==> flow/design.v <==
module processor
(
	input wire clk_i,
	input wire rst_i,
	input wire stall_i,
	output wire [31:0] addr_o,
	input wire [31:0] data_i,
	output wire [31:0] data_o,
	output wire [3:0] data_w_o,
	output wire [2:0] data_mode_o,
	input wire [7:0] extio_in,
	output wire [7:0] extio_out
);
	wire stall_cpu; wire mwait_cpu; wire irq_cpu; wire irq_ack_cpu; wire exception_cpu; wire data_b_cpu; wire data_h_cpu; wire data_access_cpu;
	wire [31:0] irq_vector_cpu; wire [31:0] inst_addr_cpu; wire [31:0] inst_in_cpu; wire [31:0] data_addr_cpu; wire [31:0] data_in_cpu; wire [31:0] data_out_cpu;
	wire [3:0] data_w_cpu;
	assign data_mode_o = {data_b_cpu,data_h_cpu,data_access_cpu};
	datapath core
	(
		.clock(clk_i),
		.reset(rst_i),
		.stall(stall_cpu),
		.mwait(mwait_cpu),
		.irq_vector(irq_vector_cpu),
		.irq(irq_cpu),
		.irq_ack(irq_ack_cpu),
		.exception(exception_cpu),
		.inst_addr(inst_addr_cpu),
		.inst_in(inst_in_cpu),
		.data_addr(data_addr_cpu),
		.data_in(data_in_cpu),
		.data_out(data_out_cpu),
		.data_w(data_w_cpu),
		.data_b(data_b_cpu),
		.data_h(data_h_cpu),
		.data_access(data_access_cpu)
	);
	interrupt_controller int_control
	(
		.clock(clk_i),
		.reset(rst_i),
		.stall(stall_i),
		.stall_cpu(stall_cpu),
		.mwait_cpu(mwait_cpu),
		.irq_vector_cpu(irq_vector_cpu),
		.irq_cpu(irq_cpu),
		.irq_ack_cpu(irq_ack_cpu),
		.exception_cpu(exception_cpu),
		.inst_addr_cpu(inst_addr_cpu),
		.inst_in_cpu(inst_in_cpu),
		.data_addr_cpu(data_addr_cpu),
		.data_in_cpu(data_in_cpu),
		.data_out_cpu(data_out_cpu),
		.data_w_cpu(data_w_cpu),
		.data_access_cpu(data_access_cpu),
		.addr_mem(addr_o),
		.data_read_mem(data_i),
		.data_write_mem(data_o),
		.data_we_mem(data_w_o),
		.extio_in(extio_in),
		.extio_out(extio_out)
	);
endmodule
module datapath
(
	input wire clock,
	input wire reset,
	input wire stall,
	input wire mwait,
	input wire [31:0] irq_vector,
	input wire irq,
	output wire irq_ack,
	output wire exception,
	output wire [31:0] inst_addr,
	input wire [31:0] inst_in,
	output wire [31:0] data_addr,
	input wire [31:0] data_in,
	output reg [31:0] data_out,
	output reg [3:0] data_w,
	output wire data_b,
	output wire data_h,
	output wire data_access
);
	wire [31:0] inst_in_s; reg [31:0] data_in_s; reg [31:0] pc; reg [31:0] pc_last;
	reg [31:0] pc_last2; wire [31:0] pc_plus4; wire [31:0] pc_next;
	wire [31:0] result; wire [31:0] branch; wire [31:0] ext32b;
	wire [31:0] ext32h; wire [31:0] alu_src1; wire [31:0] alu_src2;
	wire [31:12] ext32;
	wire [6:0] opcode; wire [6:0] funct7;
	wire [2:0] funct3;
	wire [3:0] read_reg1; wire [3:0] read_reg2; wire [3:0] write_reg;
	wire [4:0] rs1; wire [4:0] rs2; wire [4:0] rd;
	wire [31:0] write_data; wire [31:0] read_data1; wire [31:0] read_data2;
	wire [31:0] imm_i; wire [31:0] imm_s; wire [31:0] imm_sb;
	wire [31:0] imm_uj; wire [31:0] branch_src1; wire [31:0] branch_src2;
	wire [31:12] imm_u;
	wire wreg; wire zero; wire less_than; wire branch_taken; wire jump_taken; reg stall_reg;
	wire irq_ack_s; reg irq_ack_s_dly; reg bds; wire data_access_s; reg data_access_s_dly;
	wire reg_write_ctl; wire alu_src1_ctl; wire sig_read_ctl; wire reg_to_mem; wire mem_to_reg; wire except;
	wire [1:0] jump_ctl; wire [1:0] mem_write_ctl; wire [1:0] mem_read_ctl;
	wire [2:0] alu_src2_ctl; wire [2:0] branch_ctl;
	wire [3:0] alu_op_ctl;
	reg [4:0] rs1_r; reg [4:0] rs2_r; reg [4:0] rd_r;
	reg [31:0] imm_i_r; reg [31:0] imm_s_r; reg [31:0] imm_sb_r; reg [31:0] imm_uj_r;
	reg [31:12] imm_u_r;
	reg reg_write_ctl_r; reg alu_src1_ctl_r; reg sig_read_ctl_r; reg reg_to_mem_r; reg mem_to_reg_r;
	reg [1:0] jump_ctl_r; reg [1:0] mem_write_ctl_r; reg [1:0] mem_read_ctl_r;
	reg [2:0] alu_src2_ctl_r; reg [2:0] branch_ctl_r;
	reg [3:0] alu_op_ctl_r;
	always @(posedge clock or posedge reset) begin
		if (reset == 1'b1) begin
			pc <= {32{1'b0}};
			pc_last <= {32{1'b0}};
			pc_last2 <= {32{1'b0}};
		end else begin
			if (stall == 1'b0) begin
				pc <= pc_next;
				pc_last <= pc;
				pc_last2 <= pc_last;
			end
		end
	end
	assign pc_plus4 = pc + 4;
	assign pc_next = (irq == 1'b1 && irq_ack_s == 1'b1) || except == 1'b1 ? 
	irq_vector : branch_taken == 1'b1 || jump_taken == 1'b1 ? 
	branch : data_access_s == 1'b1 ?
	pc_last : pc_plus4;
	assign irq_ack_s = irq == 1'b1 && bds == 1'b0 && branch_taken == 1'b0 && jump_taken == 1'b0 && reg_to_mem_r == 1'b0 && mem_to_reg_r == 1'b0 ? 1'b1 : 1'b0;
	assign irq_ack = irq_ack_s_dly;
	assign exception = except == 1'b1 ? 1'b1 : 1'b0;
	always @(posedge clock or posedge reset) begin
		if (reset == 1'b1) begin
			irq_ack_s_dly <= 1'b0;
			bds <= 1'b0;
			data_access_s_dly <= 1'b0;
			stall_reg <= 1'b0;
		end else begin
			stall_reg <= stall;
			if (stall == 1'b0) begin
				data_access_s_dly <= data_access_s;
				if (mwait == 1'b0) begin
					irq_ack_s_dly <= irq_ack_s;
					if (branch_taken == 1'b1 || jump_taken == 1'b1) begin
						bds <= 1'b1;
					end
					else begin
						bds <= 1'b0;
					end
				end
			end
		end
	end
	assign inst_in_s = data_access_s == 1'b1 || except == 1'b1 || branch_taken == 1'b1 || 
		jump_taken == 1'b1 || bds == 1'b1 || irq_ack_s == 1'b1 ? 32'h00000000 : 
		{inst_in[7:0],inst_in[15:8],inst_in[23:16],inst_in[31:24]};
	assign opcode = inst_in_s[6:0];
	assign funct3 = inst_in_s[14:12];
	assign funct7 = inst_in_s[31:25];
	assign rd = inst_in_s[11:7];
	assign rs1 = inst_in_s[19:15];
	assign rs2 = inst_in_s[24:20];
	assign imm_i = {ext32[31:12],inst_in_s[31:20]};
	assign imm_s = {ext32[31:12],inst_in_s[31:25],inst_in_s[11:7]};
	assign imm_sb = {ext32[31:13],inst_in_s[31],inst_in_s[7],inst_in_s[30:25],inst_in_s[11:8],1'b0};
	assign imm_u = inst_in_s[31:12];
	assign imm_uj = {ext32[31:21],inst_in_s[31],inst_in_s[19:12],inst_in_s[20],inst_in_s[30:21],1'b0};
	assign ext32 = inst_in_s[31] == 1'b1 ? {20{1'b1}} : {20{1'b0}};
	control control_unit
	(
		.opcode(opcode),
		.funct3(funct3),
		.funct7(funct7),
		.reg_write(reg_write_ctl),
		.alu_src1(alu_src1_ctl),
		.alu_src2(alu_src2_ctl),
		.alu_op(alu_op_ctl),
		.jump(jump_ctl),
		.branch(branch_ctl),
		.mem_write(mem_write_ctl),
		.mem_read(mem_read_ctl),
		.sig_read(sig_read_ctl)
	);
	assign reg_to_mem = mem_write_ctl != 2'b00 ? 1'b1 : 1'b0;
	assign mem_to_reg = mem_read_ctl != 2'b00 ? 1'b1 : 1'b0;
	always @(posedge clock or posedge reset) begin
		if (reset == 1'b1) begin
			rd_r <= {5{1'b0}};
			rs1_r <= {5{1'b0}};
			rs2_r <= {5{1'b0}};
			imm_i_r <= {32{1'b0}};
			imm_s_r <= {32{1'b0}};
			imm_sb_r <= {32{1'b0}};
			imm_u_r <= {20{1'b0}};
			imm_uj_r <= {32{1'b0}};
			reg_write_ctl_r <= 1'b0;
			alu_src1_ctl_r <= 1'b0;
			alu_src2_ctl_r <= {3{1'b0}};
			alu_op_ctl_r <= {4{1'b0}};
			jump_ctl_r <= {2{1'b0}};
			branch_ctl_r <= {3{1'b0}};
			mem_write_ctl_r <= {2{1'b0}};
			mem_read_ctl_r <= {2{1'b0}};
			sig_read_ctl_r <= 1'b0;
			reg_to_mem_r <= 1'b0;
			mem_to_reg_r <= 1'b0;
		end else begin
			if (stall == 1'b0 && mwait == 1'b0) begin
				rd_r <= rd;
				rs1_r <= rs1;
				rs2_r <= rs2;
				imm_i_r <= imm_i;
				imm_s_r <= imm_s;
				imm_sb_r <= imm_sb;
				imm_u_r <= imm_u;
				imm_uj_r <= imm_uj;
				reg_write_ctl_r <= reg_write_ctl;
				alu_src1_ctl_r <= alu_src1_ctl;
				alu_src2_ctl_r <= alu_src2_ctl;
				alu_op_ctl_r <= alu_op_ctl;
				jump_ctl_r <= jump_ctl;
				branch_ctl_r <= branch_ctl;
				mem_write_ctl_r <= mem_write_ctl;
				mem_read_ctl_r <= mem_read_ctl;
				sig_read_ctl_r <= sig_read_ctl;
				reg_to_mem_r <= reg_to_mem;
				mem_to_reg_r <= mem_to_reg;
			end
		end
	end
	reg_bank register_bank
	(
		.clock(clock),
		.read_reg1(read_reg1),
		.read_reg2(read_reg2),
		.write_reg(write_reg),
		.wreg(wreg),
		.write_data(write_data),
		.read_data1(read_data1),
		.read_data2(read_data2)
	);
	assign read_reg1 = rs1_r[3:0];
	assign read_reg2 = rs2_r[3:0];
	assign write_reg = rd_r[3:0];
	assign wreg = (reg_write_ctl_r | mem_to_reg_r) &  ~mwait &  ~stall_reg;
	alu alu
	(
		.op1(alu_src1),
		.op2(alu_src2),
		.alu_op(alu_op_ctl_r),
		.result(result),
		.zero(zero),
		.less_than(less_than)
	);
	assign alu_src1 = alu_src1_ctl_r == 1'b0 ? read_data1 : pc_last2;
	assign alu_src2 = alu_src2_ctl_r == 3'b000 ? {imm_u_r,12'h000} : alu_src2_ctl_r == 3'b001 ? 
		imm_i_r : alu_src2_ctl_r == 3'b010 ? imm_s_r : alu_src2_ctl_r == 3'b011 ? 
		pc : alu_src2_ctl_r == 3'b100 ? {24'h000000,3'b000,rs2_r} : read_data2;
	assign branch_src1 = jump_ctl_r == 2'b11 ? read_data1 : pc_last2;
	assign branch_src2 = jump_ctl_r == 2'b10 ? imm_uj_r : jump_ctl_r == 2'b11 ? imm_i_r : imm_sb_r;
	assign branch = branch_src1 + branch_src2;
	assign branch_taken = (zero == 1'b1 && branch_ctl_r == 3'b001) || 
		(zero == 1'b0 && branch_ctl_r == 3'b010) || (less_than == 1'b1 && branch_ctl_r == 3'b011) || 
		(less_than == 1'b0 && branch_ctl_r == 3'b100) || (less_than == 1'b1 && branch_ctl_r == 3'b101) || 
		(less_than == 1'b0 && branch_ctl_r == 3'b110) ? 1'b1 : 1'b0;
	assign except = branch_ctl_r == 3'b111 ? 1'b1 : 1'b0;
	assign jump_taken = jump_ctl_r != 2'b00 ? 1'b1 : 1'b0;
	assign inst_addr = pc;
	assign data_addr = result;
	assign data_b = mem_read_ctl_r == 2'b01 || mem_write_ctl_r == 2'b01 ? 1'b1 : 1'b0;
	assign data_h = mem_read_ctl_r == 2'b10 || mem_write_ctl_r == 2'b10 ? 1'b1 : 1'b0;
	assign data_access_s = reg_to_mem_r == 1'b1 || mem_to_reg_r == 1'b1 ? 1'b1 : 1'b0;
	assign data_access = data_access_s == 1'b1 && data_access_s_dly == 1'b0 ? 1'b1 : 1'b0;
	always @(mem_write_ctl_r, result, read_data2) begin
		case (mem_write_ctl_r)
		2'b11 : begin
			data_out <= {read_data2[7:0],read_data2[15:8],read_data2[23:16],read_data2[31:24]};
			data_w <= 4'b1111;
		end
		2'b01 : begin
			data_out <= {read_data2[7:0],read_data2[7:0],read_data2[7:0],read_data2[7:0]};
			case (result[1:0])
			2'b11 : begin data_w <= 4'b0001; end
			2'b10 : begin data_w <= 4'b0010; end
			2'b01 : begin data_w <= 4'b0100; end
			default : begin data_w <= 4'b1000; end
			endcase
		end
		2'b10 : begin
			data_out <= {read_data2[7:0],read_data2[15:8],read_data2[7:0],read_data2[15:8]};
			case (result[1])
			1'b1 : begin data_w <= 4'b0011; end
			default : begin data_w <= 4'b1100; end
			endcase
			end
		default : begin
			data_out <= {read_data2[7:0],read_data2[15:8],read_data2[23:16],read_data2[31:24]};
			data_w <= 4'b0000;
		end
		endcase
	end
	always @(mem_read_ctl_r, result, data_in) begin
		case (mem_read_ctl_r)
		2'b01 : begin
			case (result[1:0])
			2'b11 : begin data_in_s <= {24'h000000,data_in[7:0]}; end
			2'b10 : begin data_in_s <= {24'h000000,data_in[15:8]}; end
			2'b01 : begin data_in_s <= {24'h000000,data_in[23:16]}; end
			default : begin data_in_s <= {24'h000000,data_in[31:24]}; end
			endcase
		end
		2'b10 : begin
			case (result[1])
			1'b1 : begin data_in_s <= {16'h0000,data_in[7:0],data_in[15:8]}; end
			default : begin data_in_s <= {16'h0000,data_in[23:16],data_in[31:24]}; end
			endcase
		end
		default : begin
			data_in_s <= {data_in[7:0],data_in[15:8],data_in[23:16],data_in[31:24]};
		end
		endcase
	end
	assign ext32b = (data_in_s[7] == 1'b0 || sig_read_ctl_r == 1'b0) ? 
		{24'h000000,data_in_s[7:0]} : {24'hffffff,data_in_s[7:0]};
	assign ext32h = (data_in_s[15] == 1'b0 || sig_read_ctl_r == 1'b0) ? 
		{16'h0000,data_in_s[15:0]} : {16'hffff,data_in_s[15:0]};
	assign write_data = mem_read_ctl_r == 2'b11 ? data_in_s : mem_read_ctl_r == 2'b01 ? 
		ext32b : mem_read_ctl_r == 2'b10 ? ext32h : jump_taken == 1'b1 ? 
		pc_last : result;
endmodule
module control
(
	input wire [6:0] opcode,
	input wire [2:0] funct3,
	input wire [6:0] funct7,
	output reg reg_write,
	output reg alu_src1,
	output reg [2:0] alu_src2,
	output reg [3:0] alu_op,
	output reg [1:0] jump,
	output reg [2:0] branch,
	output reg [1:0] mem_write,
	output reg [1:0] mem_read,
	output reg sig_read
);
	always @(opcode, funct3, funct7) begin
		case (opcode)			 
		7'b0110111 : begin		 
			reg_write <= 1'b1;
			alu_src1 <= 1'b0;
			alu_src2 <= 3'b000;
			alu_op <= 4'b0110;
			jump <= 2'b00;
			branch <= 3'b000;
			mem_write <= 2'b00;
			mem_read <= 2'b00;
			sig_read <= 1'b0;
		end
		7'b0010111 : begin		 
			reg_write <= 1'b1;
			alu_src1 <= 1'b1;
			alu_src2 <= 3'b000;
			alu_op <= 4'b0100;
			jump <= 2'b00;
			branch <= 3'b000;
			mem_write <= 2'b00;
			mem_read <= 2'b00;
			sig_read <= 1'b0;
		end
		7'b1101111 : begin		 
			reg_write <= 1'b1;
			alu_src1 <= 1'b0;
			alu_src2 <= 3'b011;
			alu_op <= 4'b0110;
			jump <= 2'b10;
			branch <= 3'b000;
			mem_write <= 2'b00;
			mem_read <= 2'b00;
			sig_read <= 1'b0;
		end
		7'b1100111 : begin		 
			reg_write <= 1'b1;
			alu_src1 <= 1'b0;
			alu_src2 <= 3'b011;
			alu_op <= 4'b0110;
			jump <= 2'b11;
			branch <= 3'b000;
			mem_write <= 2'b00;
			mem_read <= 2'b00;
			sig_read <= 1'b0;
		end
		7'b1100011 : begin		 
			case (funct3)
			3'b000 : begin		 
				reg_write <= 1'b0;
				alu_src1 <= 1'b0;
				alu_src2 <= 3'b101;
				alu_op <= 4'b0101;
				jump <= 2'b00;
				branch <= 3'b001;
				mem_write <= 2'b00;
				mem_read <= 2'b00;
				sig_read <= 1'b0;
			end
			3'b001 : begin		 
				reg_write <= 1'b0;
				alu_src1 <= 1'b0;
				alu_src2 <= 3'b101;
				alu_op <= 4'b0101;
				jump <= 2'b00;
				branch <= 3'b010;
				mem_write <= 2'b00;
				mem_read <= 2'b00;
				sig_read <= 1'b0;
			end
			3'b100 : begin		 
				reg_write <= 1'b0;
				alu_src1 <= 1'b0;
				alu_src2 <= 3'b101;
				alu_op <= 4'b0111;
				jump <= 2'b00;
				branch <= 3'b011;
				mem_write <= 2'b00;
				mem_read <= 2'b00;
				sig_read <= 1'b0;
			end
			3'b101 : begin		 
				reg_write <= 1'b0;
				alu_src1 <= 1'b0;
				alu_src2 <= 3'b101;
				alu_op <= 4'b0111;
				jump <= 2'b00;
				branch <= 3'b100;
				mem_write <= 2'b00;
				mem_read <= 2'b00;
				sig_read <= 1'b0;
			end
			3'b110 : begin		 
				reg_write <= 1'b0;
				alu_src1 <= 1'b0;
				alu_src2 <= 3'b101;
				alu_op <= 4'b1000;
				jump <= 2'b00;
				branch <= 3'b101;
				mem_write <= 2'b00;
				mem_read <= 2'b00;
				sig_read <= 1'b0;
			end
			3'b111 : begin		 
				reg_write <= 1'b0;
				alu_src1 <= 1'b0;
				alu_src2 <= 3'b101;
				alu_op <= 4'b1000;
				jump <= 2'b00;
				branch <= 3'b110;
				mem_write <= 2'b00;
				mem_read <= 2'b00;
				sig_read <= 1'b0;
			end
			default : begin
				reg_write <= 1'b0;
				alu_src1 <= 1'b0;
				alu_src2 <= 3'b000;
				alu_op <= 4'b0000;
				jump <= 2'b00;
				branch <= 3'b000;
				mem_write <= 2'b00;
				mem_read <= 2'b00;
				sig_read <= 1'b0;
			end
			endcase
		end
		7'b0000011 : begin		 
			case (funct3)
			3'b000 : begin		 
				reg_write <= 1'b1;
				alu_src1 <= 1'b0;
				alu_src2 <= 3'b001;
				alu_op <= 4'b0100;
				jump <= 2'b00;
				branch <= 3'b000;
				mem_write <= 2'b00;
				mem_read <= 2'b01;
				sig_read <= 1'b1;
			end
			3'b001 : begin		 
				reg_write <= 1'b1;
				alu_src1 <= 1'b0;
				alu_src2 <= 3'b001;
				alu_op <= 4'b0100;
				jump <= 2'b00;
				branch <= 3'b000;
				mem_write <= 2'b00;
				mem_read <= 2'b10;
				sig_read <= 1'b1;
			end
			3'b010 : begin		 
				reg_write <= 1'b1;
				alu_src1 <= 1'b0;
				alu_src2 <= 3'b001;
				alu_op <= 4'b0100;
				jump <= 2'b00;
				branch <= 3'b000;
				mem_write <= 2'b00;
				mem_read <= 2'b11;
				sig_read <= 1'b1;
			end
			3'b100 : begin		 
				reg_write <= 1'b1;
				alu_src1 <= 1'b0;
				alu_src2 <= 3'b001;
				alu_op <= 4'b0100;
				jump <= 2'b00;
				branch <= 3'b000;
				mem_write <= 2'b00;
				mem_read <= 2'b01;
				sig_read <= 1'b0;
			end
			3'b101 : begin		 
				reg_write <= 1'b1;
				alu_src1 <= 1'b0;
				alu_src2 <= 3'b001;
				alu_op <= 4'b0100;
				jump <= 2'b00;
				branch <= 3'b000;
				mem_write <= 2'b00;
				mem_read <= 2'b10;
				sig_read <= 1'b0;
			end
			default : begin
				reg_write <= 1'b0;
				alu_src1 <= 1'b0;
				alu_src2 <= 3'b000;
				alu_op <= 4'b0000;
				jump <= 2'b00;
				branch <= 3'b000;
				mem_write <= 2'b00;
				mem_read <= 2'b00;
				sig_read <= 1'b0;
			end
			endcase
		end
		7'b0100011 : begin		 
			case (funct3)
			3'b000 : begin		 
				reg_write <= 1'b0;
				alu_src1 <= 1'b0;
				alu_src2 <= 3'b010;
				alu_op <= 4'b0100;
				jump <= 2'b00;
				branch <= 3'b000;
				mem_write <= 2'b01;
				mem_read <= 2'b00;
				sig_read <= 1'b0;
			end
			3'b001 : begin		 
				reg_write <= 1'b0;
				alu_src1 <= 1'b0;
				alu_src2 <= 3'b010;
				alu_op <= 4'b0100;
				jump <= 2'b00;
				branch <= 3'b000;
				mem_write <= 2'b10;
				mem_read <= 2'b00;
				sig_read <= 1'b0;
			end
			3'b010 : begin		 
				reg_write <= 1'b0;
				alu_src1 <= 1'b0;
				alu_src2 <= 3'b010;
				alu_op <= 4'b0100;
				jump <= 2'b00;
				branch <= 3'b000;
				mem_write <= 2'b11;
				mem_read <= 2'b00;
				sig_read <= 1'b0;
			end
			default : begin
				reg_write <= 1'b0;
				alu_src1 <= 1'b0;
				alu_src2 <= 3'b000;
				alu_op <= 4'b0000;
				jump <= 2'b00;
				branch <= 3'b000;
				mem_write <= 2'b00;
				mem_read <= 2'b00;
				sig_read <= 1'b0;
			end
			endcase
		end
		7'b0010011 : begin		 
			case (funct3)
			3'b000 : begin		 
				reg_write <= 1'b1;
				alu_src1 <= 1'b0;
				alu_src2 <= 3'b001;
				alu_op <= 4'b0100;
				jump <= 2'b00;
				branch <= 3'b000;
				mem_write <= 2'b00;
				mem_read <= 2'b00;
				sig_read <= 1'b0;
			end
			3'b010 : begin		 
				reg_write <= 1'b1;
				alu_src1 <= 1'b0;
				alu_src2 <= 3'b001;
				alu_op <= 4'b0111;
				jump <= 2'b00;
				branch <= 3'b000;
				mem_write <= 2'b00;
				mem_read <= 2'b00;
				sig_read <= 1'b0;
			end
			3'b011 : begin		 
				reg_write <= 1'b1;
				alu_src1 <= 1'b0;
				alu_src2 <= 3'b001;
				alu_op <= 4'b1000;
				jump <= 2'b00;
				branch <= 3'b000;
				mem_write <= 2'b00;
				mem_read <= 2'b00;
				sig_read <= 1'b0;
			end
			3'b100 : begin		 
				reg_write <= 1'b1;
				alu_src1 <= 1'b0;
				alu_src2 <= 3'b001;
				alu_op <= 4'b0010;
				jump <= 2'b00;
				branch <= 3'b000;
				mem_write <= 2'b00;
				mem_read <= 2'b00;
				sig_read <= 1'b0;
			end
			3'b110 : begin		 
				reg_write <= 1'b1;
				alu_src1 <= 1'b0;
				alu_src2 <= 3'b001;
				alu_op <= 4'b0001;
				jump <= 2'b00;
				branch <= 3'b000;
				mem_write <= 2'b00;
				mem_read <= 2'b00;
				sig_read <= 1'b0;
			end
			3'b111 : begin		 
				reg_write <= 1'b1;
				alu_src1 <= 1'b0;
				alu_src2 <= 3'b001;
				alu_op <= 4'b0000;
				jump <= 2'b00;
				branch <= 3'b000;
				mem_write <= 2'b00;
				mem_read <= 2'b00;
				sig_read <= 1'b0;
			end
			3'b001 : begin		 
				reg_write <= 1'b1;
				alu_src1 <= 1'b0;
				alu_src2 <= 3'b100;
				alu_op <= 4'b1001;
				jump <= 2'b00;
				branch <= 3'b000;
				mem_write <= 2'b00;
				mem_read <= 2'b00;
				sig_read <= 1'b0;
			end
			3'b101 : begin
				case (funct7)
				7'b0000000 : begin	 
					reg_write <= 1'b1;
					alu_src1 <= 1'b0;
					alu_src2 <= 3'b100;
					alu_op <= 4'b1010;
					jump <= 2'b00;
					branch <= 3'b000;
					mem_write <= 2'b00;
					mem_read <= 2'b00;
					sig_read <= 1'b0;
				end
				7'b0100000 : begin	 
					reg_write <= 1'b1;
					alu_src1 <= 1'b0;
					alu_src2 <= 3'b100;
					alu_op <= 4'b1100;
					jump <= 2'b00;
					branch <= 3'b000;
					mem_write <= 2'b00;
					mem_read <= 2'b00;
					sig_read <= 1'b0;
				end
				default : begin
					reg_write <= 1'b0;
					alu_src1 <= 1'b0;
					alu_src2 <= 3'b000;
					alu_op <= 4'b0000;
					jump <= 2'b00;
					branch <= 3'b000;
					mem_write <= 2'b00;
					mem_read <= 2'b00;
					sig_read <= 1'b0;
				end
				endcase
			end
			default : begin
				reg_write <= 1'b0;
				alu_src1 <= 1'b0;
				alu_src2 <= 3'b000;
				alu_op <= 4'b0000;
				jump <= 2'b00;
				branch <= 3'b000;
				mem_write <= 2'b00;
				mem_read <= 2'b00;
				sig_read <= 1'b0;
			end
			endcase
		end
		7'b0110011 : begin		 
			case (funct3)
			3'b000 : begin
				case (funct7)
				7'b0000000 : begin
				reg_write <= 1'b1;
				alu_src1 <= 1'b0;
				alu_src2 <= 3'b101;
				alu_op <= 4'b0100;
				jump <= 2'b00;
				branch <= 3'b000;
				mem_write <= 2'b00;
				mem_read <= 2'b00;
				sig_read <= 1'b0;
				end
				7'b0100000 : begin
				reg_write <= 1'b1;
				alu_src1 <= 1'b0;
				alu_src2 <= 3'b101;
				alu_op <= 4'b0101;
				jump <= 2'b00;
				branch <= 3'b000;
				mem_write <= 2'b00;
				mem_read <= 2'b00;
				sig_read <= 1'b0;
				end
				default : begin
				reg_write <= 1'b0;
				alu_src1 <= 1'b0;
				alu_src2 <= 3'b000;
				alu_op <= 4'b0000;
				jump <= 2'b00;
				branch <= 3'b000;
				mem_write <= 2'b00;
				mem_read <= 2'b00;
				sig_read <= 1'b0;
				end
				endcase
			end
			3'b001 : begin			 
				reg_write <= 1'b1;
				alu_src1 <= 1'b0;
				alu_src2 <= 3'b101;
				alu_op <= 4'b1001;
				jump <= 2'b00;
				branch <= 3'b000;
				mem_write <= 2'b00;
				mem_read <= 2'b00;
				sig_read <= 1'b0;
			end
			3'b010 : begin			 
				reg_write <= 1'b1;
				alu_src1 <= 1'b0;
				alu_src2 <= 3'b101;
				alu_op <= 4'b0111;
				jump <= 2'b00;
				branch <= 3'b000;
				mem_write <= 2'b00;
				mem_read <= 2'b00;
				sig_read <= 1'b0;
			end
			3'b011 : begin			 
				reg_write <= 1'b1;
				alu_src1 <= 1'b0;
				alu_src2 <= 3'b101;
				alu_op <= 4'b1000;
				jump <= 2'b00;
				branch <= 3'b000;
				mem_write <= 2'b00;
				mem_read <= 2'b00;
				sig_read <= 1'b0;
			end
			3'b100 : begin			 
				reg_write <= 1'b1;
				alu_src1 <= 1'b0;
				alu_src2 <= 3'b101;
				alu_op <= 4'b0010;
				jump <= 2'b00;
				branch <= 3'b000;
				mem_write <= 2'b00;
				mem_read <= 2'b00;
				sig_read <= 1'b0;
			end
			3'b101 : begin
				case (funct7)		
				7'b0000000 : begin	 
					reg_write <= 1'b1;
					alu_src1 <= 1'b0;
					alu_src2 <= 3'b101;
					alu_op <= 4'b1010;
					jump <= 2'b00;
					branch <= 3'b000;
					mem_write <= 2'b00;
					mem_read <= 2'b00;
					sig_read <= 1'b0;
				end
				7'b0100000 : begin	 
					reg_write <= 1'b1;
					alu_src1 <= 1'b0;
					alu_src2 <= 3'b101;
					alu_op <= 4'b1100;
					jump <= 2'b00;
					branch <= 3'b000;
					mem_write <= 2'b00;
					mem_read <= 2'b00;
					sig_read <= 1'b0;
				end
				default : begin
					reg_write <= 1'b0;
					alu_src1 <= 1'b0;
					alu_src2 <= 3'b000;
					alu_op <= 4'b0000;
					jump <= 2'b00;
					branch <= 3'b000;
					mem_write <= 2'b00;
					mem_read <= 2'b00;
					sig_read <= 1'b0;
				end
				endcase
			end
			3'b110 : begin			 
				reg_write <= 1'b1;
				alu_src1 <= 1'b0;
				alu_src2 <= 3'b101;
				alu_op <= 4'b0001;
				jump <= 2'b00;
				branch <= 3'b000;
				mem_write <= 2'b00;
				mem_read <= 2'b00;
				sig_read <= 1'b0;
			end
			3'b111 : begin			 
				reg_write <= 1'b1;
				alu_src1 <= 1'b0;
				alu_src2 <= 3'b101;
				alu_op <= 4'b0000;
				jump <= 2'b00;
				branch <= 3'b000;
				mem_write <= 2'b00;
				mem_read <= 2'b00;
				sig_read <= 1'b0;
			end
			default : begin
				reg_write <= 1'b0;
				alu_src1 <= 1'b0;
				alu_src2 <= 3'b000;
				alu_op <= 4'b0000;
				jump <= 2'b00;
				branch <= 3'b000;
				mem_write <= 2'b00;
				mem_read <= 2'b00;
				sig_read <= 1'b0;
			end
			endcase
		end
		7'b1110011 : begin		 
			reg_write <= 1'b0;
			alu_src1 <= 1'b0;
			alu_src2 <= 3'b000;
			alu_op <= 4'b0000;
			jump <= 2'b00;
			branch <= 3'b111;
			mem_write <= 2'b00;
			mem_read <= 2'b00;
			sig_read <= 1'b0;
		end
		default : begin
			reg_write <= 1'b0;
			alu_src1 <= 1'b0;
			alu_src2 <= 3'b000;
			alu_op <= 4'b0000;
			jump <= 2'b00;
			branch <= 3'b000;
			mem_write <= 2'b00;
			mem_read <= 2'b00;
			sig_read <= 1'b0;
		end
		endcase
	end
endmodule
module reg_bank
(
	input wire clock,
	input wire [3:0] read_reg1,
	input wire [3:0] read_reg2,
	input wire [3:0] write_reg,
	input wire wreg,
	input wire [31:0] write_data,
	output wire [31:0] read_data1,
	output wire [31:0] read_data2
);
	reg [31:0] registers[0:15];
	always @(posedge clock) begin
		if (write_reg != 4'b0000 && wreg == 1'b1) begin
			registers[write_reg] <= write_data;
		end
	end
	assign read_data1 = read_reg1 != 4'b0000 ? registers[read_reg1] : {32{1'b0}};
	assign read_data2 = read_reg2 != 4'b0000 ? registers[read_reg2] : {32{1'b0}};
endmodule
module alu
(
	input wire [31:0] op1,
	input wire [31:0] op2,
	input wire [3:0] alu_op,
	output wire [31:0] result,
	output wire zero,
	output wire less_than
);
	reg [31:0] r; wire [31:0] shift;
	wire [4:0] shift_op2;
	wire [32:0] addsub;
	wire less; wire lshift; wire logical;
	always @(op1, op2, alu_op, addsub, less, shift_op2, shift) begin
		case (alu_op)
		4'b0000 : begin r <= op1 & op2; end
		4'b0001 : begin r <= op1 | op2; end
		4'b0010 : begin r <= op1 ^ op2; end
		4'b0100, 4'b0101 : begin r <= addsub[31:0]; end
		4'b0110 : begin r <= op2; end
		4'b0111,4'b1000 : begin r <= {28'h0000000,3'b000,less}; end
		default : begin r <= shift; end
		endcase
	end
	assign addsub = alu_op > 4'b0100 ? ({1'b0,op1}) - ({1'b0,op2}) : ({1'b0,op1}) + ({1'b0,op2});
	assign less = op1[31] == op2[31] || alu_op == 4'b1000 ? addsub[32] : op1[31];
	assign less_than = less;
	assign zero =  ~(r[31] | r[30] | r[29] | r[28] | r[27] | r[26] | 
		r[25] | r[24] | r[23] | r[22] | r[21] | r[20] | r[19] | 
		r[18] | r[17] | r[16] | r[15] | r[14] | r[13] | r[12] | 
		r[11] | r[10] | r[9] | r[8] | r[7] | r[6] | r[5] | r[4] | 
		r[3] | r[2] | r[1] | r[0]);
	assign shift_op2 = op2[4:0];
	assign lshift = alu_op[0] == 1'b1 ? 1'b1 : 1'b0;
	assign logical = alu_op[2] == 1'b0 ? 1'b1 : 1'b0;
	bshift barrel_shifter
	(
		.lshift(lshift),
		.logical(logical),
		.shift(shift_op2),
		.in(op1),
		.out(shift)
	);
	assign result = r;
endmodule
module bshift
(
	input wire lshift,
	input wire logical,
	input wire [4:0] shift,
	input wire [31:0] in,
	output wire [31:0] out
);
	wire [31:0] shift1l; wire [31:0] shift2l; wire [31:0] shift4l; wire [31:0] shift8l; wire [31:0] shift16l;
	wire [31:0] shift1r; wire [31:0] shift2r; wire [31:0] shift4r; wire [31:0] shift8r; wire [31:0] shift16r;
	wire [31:16] fill;
	assign fill = logical == 1'b0 ? {16{in[31]}} : 16'h0000;
	assign shift1l = shift[0] == 1'b1 ? {in[30:0],1'b0} : in;
	assign shift2l = shift[1] == 1'b1 ? {shift1l[29:0],2'b00} : shift1l;
	assign shift4l = shift[2] == 1'b1 ? {shift2l[27:0],4'h0} : shift2l;
	assign shift8l = shift[3] == 1'b1 ? {shift4l[23:0],8'h00} : shift4l;
	assign shift16l = shift[4] == 1'b1 ? {shift8l[15:0],16'h0000} : shift8l;
	assign shift1r = shift[0] == 1'b1 ? {fill[31],in[31:1]} : in;
	assign shift2r = shift[1] == 1'b1 ? {fill[31:30],shift1r[31:2]} : shift1r;
	assign shift4r = shift[2] == 1'b1 ? {fill[31:28],shift2r[31:4]} : shift2r;
	assign shift8r = shift[3] == 1'b1 ? {fill[31:24],shift4r[31:8]} : shift4r;
	assign shift16r = shift[4] == 1'b1 ? {fill[31:16],shift8r[31:16]} : shift8r;
	assign out = lshift == 1'b0 ? shift16r : shift16l;
endmodule
module interrupt_controller
(
	input wire clock,
	input wire reset,
	input wire stall,
	output wire stall_cpu,
	output wire mwait_cpu,
	output wire [31:0] irq_vector_cpu,
	output wire irq_cpu,
	input wire irq_ack_cpu,
	input wire exception_cpu,
	input wire [31:0] inst_addr_cpu,
	output wire [31:0] inst_in_cpu,
	input wire [31:0] data_addr_cpu,
	output wire [31:0] data_in_cpu,
	input wire [31:0] data_out_cpu,
	input wire [3:0] data_w_cpu,
	input wire data_access_cpu,
	output wire [31:0] addr_mem,
	input wire [31:0] data_read_mem,
	output wire [31:0] data_write_mem,
	output wire [3:0] data_we_mem,
	input wire [7:0] extio_in,
	output wire [7:0] extio_out
);
	wire [7:0] irq_cause; reg [7:0] irq_mask_reg; reg [7:0] irq_status_reg; reg [7:0] extio_out_reg;
	reg [31:0] periph_data; reg [31:0] irq_vector_reg; reg [31:0] irq_epc_reg; reg [31:0] inst_reg;
	wire interrupt; reg irq; reg data_access_cpu_dly;
	parameter [2:0] irq_idle = 0, irq_int = 1, irq_req = 2, irq_ackn = 3, irq_done = 4;
	reg [2:0] pulse_state;
	reg [2:0] pulse_next_state;
	wire periph_access; reg periph_access_dly; wire periph_access_we;
	wire [3:0] data_we_mem_s;
	always @(posedge clock or posedge reset) begin
		if (reset == 1'b1) begin
			periph_data <= {32{1'b0}};
		end else begin
			if (periph_access == 1'b1) begin
			case (data_addr_cpu[7:4])
			4'b0000 : begin periph_data <= irq_vector_reg; end			 
			4'b0001 : begin periph_data <= {irq_cause[7:0],24'h000000}; end		 
			4'b0010 : begin periph_data <= {irq_mask_reg[7:0],24'h000000}; end	 
			4'b0011 : begin periph_data <= {irq_status_reg,24'h000000}; end		 
			4'b0100 : begin 							 
				periph_data <= {irq_epc_reg[7:0],irq_epc_reg[15:8],irq_epc_reg[23:16],irq_epc_reg[31:24]};
			end
			4'b1000 : begin periph_data <= {extio_in,24'h000000}; end		 
			4'b1001 : begin periph_data <= {extio_out_reg,24'h000000}; end		 
			default : begin periph_data <= data_read_mem; end
			endcase
			end
		end
	end
	assign inst_in_cpu = data_access_cpu == 1'b0 ? data_read_mem : inst_reg;
	assign data_in_cpu = periph_access_dly == 1'b0 ? data_read_mem : periph_data;
	always @(posedge clock or posedge reset) begin
		if (reset == 1'b1) begin
			irq_vector_reg <= {32{1'b0}};
			irq_mask_reg <= {8{1'b0}};
			irq_status_reg <= {8{1'b0}};
			extio_out_reg <= {8{1'b0}};
		end else begin
			if (periph_access == 1'b1 && periph_access_we == 1'b1) begin
				case (data_addr_cpu[7:4])
				4'b0000 : begin				 
					irq_vector_reg <= {data_out_cpu[7:0],data_out_cpu[15:8],data_out_cpu[23:16],data_out_cpu[31:24]};
				end
				4'b0010 : begin				 
					irq_mask_reg <= data_out_cpu[31:24];
				end
				4'b0011 : begin				 
					irq_status_reg <= data_out_cpu[31:24];
				end
				4'b1001 : begin				 
					extio_out_reg <= data_out_cpu[31:24];
				end
				default : begin
				end
				endcase
			end
			if (irq_ack_cpu == 1'b1 || exception_cpu == 1'b1) begin
				irq_status_reg[0] <= 1'b0;		 
			end
		end
	end
	always @(posedge clock or posedge reset) begin
		if (reset == 1'b1) begin
			irq_epc_reg <= 32'h00000000;
		end else begin
			if (((irq == 1'b1 && irq_ack_cpu == 1'b0) || exception_cpu == 1'b1)) begin
				irq_epc_reg <= inst_addr_cpu;
			end
		end
	end
	always @(posedge clock or posedge reset) begin
		if (reset == 1'b1) begin
			pulse_state <= irq_idle;
			pulse_next_state <= irq_idle;
			irq <= 1'b0;
		end else begin
			if (stall == 1'b0) begin
				pulse_state <= pulse_next_state;
				case (pulse_state)
				irq_idle : begin
					if (interrupt == 1'b1 && irq_status_reg[0] == 1'b1) begin
						pulse_next_state <= irq_int;
					end
				end
				irq_int : begin
					irq <= 1'b1;
					pulse_next_state <= irq_req;
				end
				irq_req : begin
					if (irq_ack_cpu == 1'b1) begin
						irq <= 1'b0;
						pulse_next_state <= irq_ackn;
					end
				end
				irq_ackn : begin
					pulse_next_state <= irq_done;
				end
				irq_done : begin
					if (irq_status_reg[0] == 1'b1) begin
						pulse_next_state <= irq_idle;
					end
				end
				default : begin
					pulse_next_state <= irq_idle;
				end
				endcase
			end
		end
	end
	always @(posedge clock or posedge reset) begin
		if (reset == 1'b1) begin
			periph_access_dly <= 1'b0;
			data_access_cpu_dly <= 1'b0;
			inst_reg <= {32{1'b0}};
		end else begin
			if (stall == 1'b0) begin
				periph_access_dly <= periph_access;
				data_access_cpu_dly <= data_access_cpu;
				if ((data_access_cpu == 1'b0)) begin
					inst_reg <= data_read_mem;
				end
			end
		end
	end
	assign periph_access = data_addr_cpu[31:27] == 5'b11110 && data_access_cpu == 1'b1 ? 1'b1 : 1'b0;
	assign periph_access_we = periph_access <= 1'b1 && data_w_cpu != 4'b0000 ? 1'b1 : 1'b0;
	assign addr_mem = data_access_cpu == 1'b1 ? data_addr_cpu : inst_addr_cpu;
	assign data_write_mem = data_out_cpu;
	assign data_we_mem_s = data_access_cpu == 1'b1 && periph_access == 1'b0 ? data_w_cpu : 4'b0000;
	assign data_we_mem = data_we_mem_s;
	assign mwait_cpu = data_access_cpu == 1'b1 && data_access_cpu_dly == 1'b0 ? 1'b1 : 1'b0;
	assign stall_cpu = stall;
	assign interrupt = (irq_cause & irq_mask_reg) == 16'h0000 ? 1'b0 : 1'b1;
	assign irq_cause = extio_in;
	assign irq_cpu = irq;
	assign irq_vector_cpu = irq_vector_reg;
	assign extio_out = extio_out_reg;
endmodule
# ---- Tool chain data of processor
# What the tools print for processor, step after step.
# Line numbers count from 1 in the design file above.
# Operators: Yosys type, input widths -> output width; for muxes data width and select width s.
# Cell names lack the library's common part.
# A cell with -- has no value.
dict set report inputs {
  design {processor}
  clk_port {clk_i}
  cell_library {sky130hd}
  lib_corner {tt_025C_1v80}
}

# ---- Elaborated design
# Source: Yosys, flattened and elaborated, memories not mapped. Widths are those after wreduce. Registers that Yosys merges into a memory's read port (data or address) are not register bits. Print and check cells do not count.
# Memory sizes are those after Yosys's memory passes, which may raise the word count (mostly to a power of two), join words into wider ones and drop unused or constant bits.
dict set report classes {
  addsub 4
  cmp 2
  n_eq 62
  n_mux 112
  logic 55
  n_reduce_logical 88
}
# cell n
set op_table {}
lappend op_table {{$mux 32} 36}
lappend op_table {{$pmux 32 s6} 2}
lappend op_table {{$pmux 32 s2} 1}
lappend op_table {{$pmux 4 s8} 2}
lappend op_table {{$pmux 24 s2} 1}
lappend op_table {{$pmux 3 s6} 2}
lappend op_table {{$pmux 4 s3} 3}
lappend op_table {{$add 32x32->33} 1}
lappend op_table {{$sub 32x32->33} 1}
lappend op_table {{$mux 33} 1}
lappend op_table {{$or 1x1->1} 32}
lappend op_table {{$add 32x3->32 const B} 1}
lappend op_table {{$add 32x32->32} 1}
lappend op_table {{$and 32x32->32} 1}
lappend op_table {{$or 32x32->32} 1}
lappend op_table {{$xor 32x32->32} 1}
lappend op_table {{$mux 16} 2}
lappend op_table {{$eq 3x3->1 const B} 10}
lappend op_table {{$eq 7x6->1 const B} 4}
lappend op_table {{$eq 7x7->1 const B} 4}
lappend op_table {{$pmux 4 s7} 1}
lappend op_table {{$mux 1} 28}
lappend op_table {{$mux 3} 9}
lappend op_table {{$reduce_or 2->1} 12}
lappend op_table {{$eq 3x2->1 const B} 8}
lappend op_table {{$pmux 8 s3} 1}
lappend op_table {{$logic_and 1x1->1} 22}
lappend op_table {{$logic_or 1x1->1} 20}
# Other operator kinds: 44; their cells: 115.
dict set report word_totals {
  reg_bits 441
  mem_bits_rw 512
  memories 1
  input_bits 43
  out_inout_bits 79
  word_cells 363
}
# name words word_bits read_ports wr line
set memory_table {}
lappend memory_table {core.register_bank.registers 16 32 2 1 910} ;# reg [31:0] registers[0:15];

# ---- Longest topological paths
# Depth = most cells in a row (Yosys ltp): at word level without a register or memory, in the mapped netlist without a sequential cell, where the memories' decode and read muxes count.
dict set report logic_depth {
  ltp_word 67
  abc_area 0
  depth_mapped 39
  mapped_depth_nobuf 28
}

# ---- Mapped cells and area
# Source: synth_stat.txt of the flow (Yosys; design flattened, memories mapped). It holds for the ABC_AREA given above (unset counts as 0); a run with the other value may have another netlist.
dict set report synth_totals {
  cells 4783
  yosys_area_um2 53550.1
  seqArea_um2 23233.5
  ff_cells 826
  buffers 394
}
# cell_type n area_total_um2
set by_type {}
lappend by_type {edfxtp_1 512 1.54E+04}
lappend by_type {dfrtp_1 313 7.83E+03}
lappend by_type {mux4_2 292 6.58E+03}
lappend by_type {mux2_2 204 2.3E+03}
lappend by_type {mux2i_1 191 1.91E+03}
lappend by_type {nand2_1 489 1835.51}
lappend by_type {ha_1 129 1.61E+03}
lappend by_type {o21ai_0 306 1.53E+03}
lappend by_type {a21oi_1 278 1.39E+03}
lappend by_type {nor2_1 255 957.168}
lappend by_type {clkbuf_1 240 900.864}
lappend by_type {a22o_1 71 621.846}
lappend by_type {a222oi_1 60 600.576}
lappend by_type {xnor2_1 68 595.571}
lappend by_type {a211oi_1 73 548.026}
lappend by_type {o211ai_1 68 510.49}
lappend by_type {nor3_1 80 400.384}
lappend by_type {inv_1 106 397.882}
# Not listed: further types 89, cells in them 1048.
# The figures by module come from a second, unflattened synthesis with its own total; it is not the netlist above.
dict set report hier_totals {
  cells_unflattened 4861
  area_unflattened_um2 53322.4
}
# Each row is one instance without its submodules.
# module instances n_cells area_um2 mod_seq_area_um2
set modules {}
lappend modules {reg_bank 1 1169 22036.1 14413.8}
lappend modules {datapath 1 1623 12739.7 3653.5}
lappend modules {interrupt_controller 1 661 8281.7 4028.9}
lappend modules {alu 1 787 5341.4 0.0}
lappend modules {bshift 1 527 4361.7 0.0}
lappend modules {control 1 91 539.3 0.0}
lappend modules {processor 1 3 22.5 0.0}

# ---- Timing after synthesis
# Source: OpenSTA report_checks on the synthesized netlist (no wires, ideal clock, input and output delay 20% of the period each), path of least setup slack; recovery checks are left aside. Register names are those of the netlist, which keeps one name where synthesis merged equal registers.
dict set report synth_path {
  path_kind {flip-flop to output port}
  start {reg core.imm_u_r[22]}
  end {out data_w_o[2]}
  period_ns 12.0
  output_delay_ns 2.400
  t_first_pin_ns 0.000
  t_arrival_ns 7.306
  required_ns 9.600
  slack_ns 2.294
  delay_ns 7.306
  driving_pins 35
  n_path_buf 8
  synth_period_reached_ns 9.706
}
# "delay_ns" = arrival - input delay + setup time.
# A path that ends at an output port has no setup time.
# "driving_pins": output pins that drive a net of the path, with the launching flip-flop's if there is one; two outputs of one cell count as two.
# "synth_period_reached_ns" = period - worst setup slack (recovery checks aside). The figure is calculated, with input and output delays left at 20% of the set period.
# The rows between start and end are the longest chain of elaborated cells between them; the timing report does not say that the signal goes this way. Where chains are equally long, one stands for them.
# Each line given opens the expression or statement behind the cell; cells for indexed reads and writes are added by Yosys, which also makes memories of some case tables.
dict set report synth_via {
  cell_sequence {dfrtp_1 buf_4 buf_6 buf_4 buf_6 mux4_2 a22oi_1 o31ai_2 o21ai_1 inv_2 nor2_1 clkbuf_1 buf_1 and3_1 and2_1 clkbuf_1 nor2_1 xnor2_1 ha_1 a211oi_1 nand2_1 a2111o_1 a41oi_1 o211ai_1 a41o_1 a2111o_1 a311oi_1 nor2_1 mux2i_1 a21oi_2 clkbuf_1 nand2_1 nand2_1 a21oi_1 nor2_1}
  elab_chain_len 10
  cone_cells 17
  cone_classes {2 x add/sub; 4 x eq/ne; 8 x mux; 1 x logic; 2 x reduce/logical}
}
# item line
set synth_rtl {}
lappend synth_rtl {{from (decl)} 105} ;# reg [31:12] imm_u_r;
lappend synth_rtl {{from (assign)} 193} ;# imm_u_r <= {20{1'b0}};
lappend synth_rtl {{from (assign)} 214} ;# imm_u_r <= imm_u;
lappend synth_rtl {{$mux 32} 255} ;# assign alu_src2 = alu_src2_ctl_r == 3'b000 ? {imm_u_r,12'h000} : alu_src2_ctl_r == 3'b001 ?
lappend synth_rtl {{$add 32x32->33} 943} ;# assign addsub = alu_op > 4'b0100 ? ({1'b0,op1}) - ({1'b0,op2}) : ({1'b0,op1}) + ({1'b0,op2});
lappend synth_rtl {{$mux 33} 943}
lappend synth_rtl {{$pmux 32 s6} 933} ;# case (alu_op)
lappend synth_rtl {{$eq 5x5->1} 1136} ;# assign periph_access = data_addr_cpu[31:27] == 5'b11110 && data_access_cpu == 1'b1 ? 1'b1 : 1'b0;
lappend synth_rtl {{$logic_and 1x1->1} 1136}
lappend synth_rtl {{$mux 1} 1136}
lappend synth_rtl {{$not 1->1} 1140} ;# assign data_we_mem_s = data_access_cpu == 1'b1 && periph_access == 1'b0 ? data_w_cpu : 4'b0000;
lappend synth_rtl {{$logic_and 1x1->1} 1140}
lappend synth_rtl {{$mux 4} 1140}
lappend synth_rtl {{to (decl)} 9} ;# output wire [3:0] data_w_o,
# Some nets on the timed path still bear RTL names; the line given drives or declares the net.
# net line
set synth_nets {}
lappend synth_nets {data_o[27] 8} ;# output wire [31:0] data_o,

# ---- Timing after layout
# From the final timing report of flow run A: the path of least setup slack in the routed layout; clock arrival at registers is part of the times.
dict set report layout_path {
  path_kind {flip-flop to output port}
  start {reg core.imm_u_r[20]}
  end {out data_w_o[3]}
  period_ns 13.7
  output_delay_ns 2.74
  t_first_pin_ns 0.72
  t_arrival_ns 7.96
  required_ns 10.96
  slack_ns 3.00
  driving_pins 33
  n_path_buf 8
}
# The rows between start and end are the longest chain of elaborated cells between them; the timing report does not say that the signal goes this way. Where chains are equally long, one stands for them.
dict set report layout_via {
  cell_sequence {dfrtp_4 buf_16 buf_12 mux4_2 mux2_4 a22oi_2 buf_6 o221ai_4 buf_6 or4b_4 a21oi_4 and2_4 nor2_4 xnor2_2 ha_4 a211oi_2 nand2_1 a2111o_1 a41oi_2 o211ai_1 a41o_1 a2111o_1 a221oi_4 xnor2_2 a221oi_2 buf_4 buf_6 nor4_4 buf_4 nand2_4 nand2_4 nor2_1 buf_2}
  elab_chain_len 10
  cone_cells 17
  cone_classes {2 x add/sub; 4 x eq/ne; 8 x mux; 1 x logic; 2 x reduce/logical}
}
# item line
set layout_rtl {}
lappend layout_rtl {{from (decl)} 105} ;# reg [31:12] imm_u_r;
lappend layout_rtl {{from (assign)} 193} ;# imm_u_r <= {20{1'b0}};
lappend layout_rtl {{from (assign)} 214} ;# imm_u_r <= imm_u;
lappend layout_rtl {{$mux 32} 255} ;# assign alu_src2 = alu_src2_ctl_r == 3'b000 ? {imm_u_r,12'h000} : alu_src2_ctl_r == 3'b001 ?
lappend layout_rtl {{$add 32x32->33} 943} ;# assign addsub = alu_op > 4'b0100 ? ({1'b0,op1}) - ({1'b0,op2}) : ({1'b0,op1}) + ({1'b0,op2});
lappend layout_rtl {{$mux 33} 943}
lappend layout_rtl {{$pmux 32 s6} 933} ;# case (alu_op)
lappend layout_rtl {{$eq 5x5->1} 1136} ;# assign periph_access = data_addr_cpu[31:27] == 5'b11110 && data_access_cpu == 1'b1 ? 1'b1 : 1'b0;
lappend layout_rtl {{$logic_and 1x1->1} 1136}
lappend layout_rtl {{$mux 1} 1136}
lappend layout_rtl {{$not 1->1} 1140} ;# assign data_we_mem_s = data_access_cpu == 1'b1 && periph_access == 1'b0 ? data_w_cpu : 4'b0000;
lappend layout_rtl {{$logic_and 1x1->1} 1140}
lappend layout_rtl {{$mux 4} 1140}
lappend layout_rtl {{to (decl)} 9} ;# output wire [3:0] data_w_o,

; Flow measurements of processor on sky130hd: 3 stored runs with different settings, listed in no order. Input and output delays are each 20% of the period that was set; the output load is 0.01 pF.
; "worstPathTime_ns": the worst setup path's part of the clock period (all of it between registers, 20% less for each end at a port) less its slack. A launch clock that arrives late makes it longer, a capture clock that arrives late makes it shorter.
; "power_total_mw" is the tool's figure for a default switching activity; nothing was simulated.

[flow run A: settings]
CELL_PAD_IN_SITES_GLOBAL_PLACEMENT = 3
CORE_MARGIN = 8
CORE_UTILIZATION = 17
CTS_CLUSTER_DIAMETER = 319
CTS_CLUSTER_SIZE = 18
GPL_ROUTABILITY_DRIVEN = 1
GPL_TIMING_DRIVEN = 1
MAX_ROUTING_LAYER = met5
MIN_ROUTING_LAYER = met2
SETUP_SLACK_MARGIN = 4.02
SLEW_MARGIN = 35
TNS_END_PERCENT = 75
period_ns = 13.7
CAP_MARGIN = 20
[flow run A: results]
setup_ws_ns = 3.005
hold_ws_ns = 0.497
layout_stdcell_area_um2 = 65736.8
power_total_mw = 9.059
design_die_area_um2 = 333218.0
yosys_chip_area_um2 = 53550.1
worstPathTime_ns = 7.96
worst_setup_path_type = flip-flop to output port

[flow run B: settings]
ABC_AREA = 1
CELL_PAD_IN_SITES_GLOBAL_PLACEMENT = 1
MAX_ROUTING_LAYER = met4
period_ns = 12.0
CAP_MARGIN = 20
CORE_MARGIN = 2
CORE_UTILIZATION = 40
SLEW_MARGIN = 20
[flow run B: results]
setup_ws_ns = 0.392
hold_ws_ns = 0.470
layout_stdcell_area_um2 = 60873.4
power_total_mw = 16.310
design_die_area_um2 = 140130.0
yosys_chip_area_um2 = 54861.4
worstPathTime_ns = 9.21
worst_setup_path_type = flip-flop to output port

[flow run C: settings]
ABC_AREA = 1
CAP_MARGIN = 15
CELL_PAD_IN_SITES_DETAIL_PLACEMENT = 2
CELL_PAD_IN_SITES_GLOBAL_PLACEMENT = 1
MAX_ROUTING_LAYER = met4
period_ns = 12.0
CORE_MARGIN = 2
CORE_UTILIZATION = 40
SLEW_MARGIN = 20
[flow run C: results]
setup_ws_ns = 0.290
hold_ws_ns = 0.482
layout_stdcell_area_um2 = 61168.7
power_total_mw = 17.113
design_die_area_um2 = 140130.0
yosys_chip_area_um2 = 54861.4
worstPathTime_ns = 9.31
worst_setup_path_type = flip-flop to output port
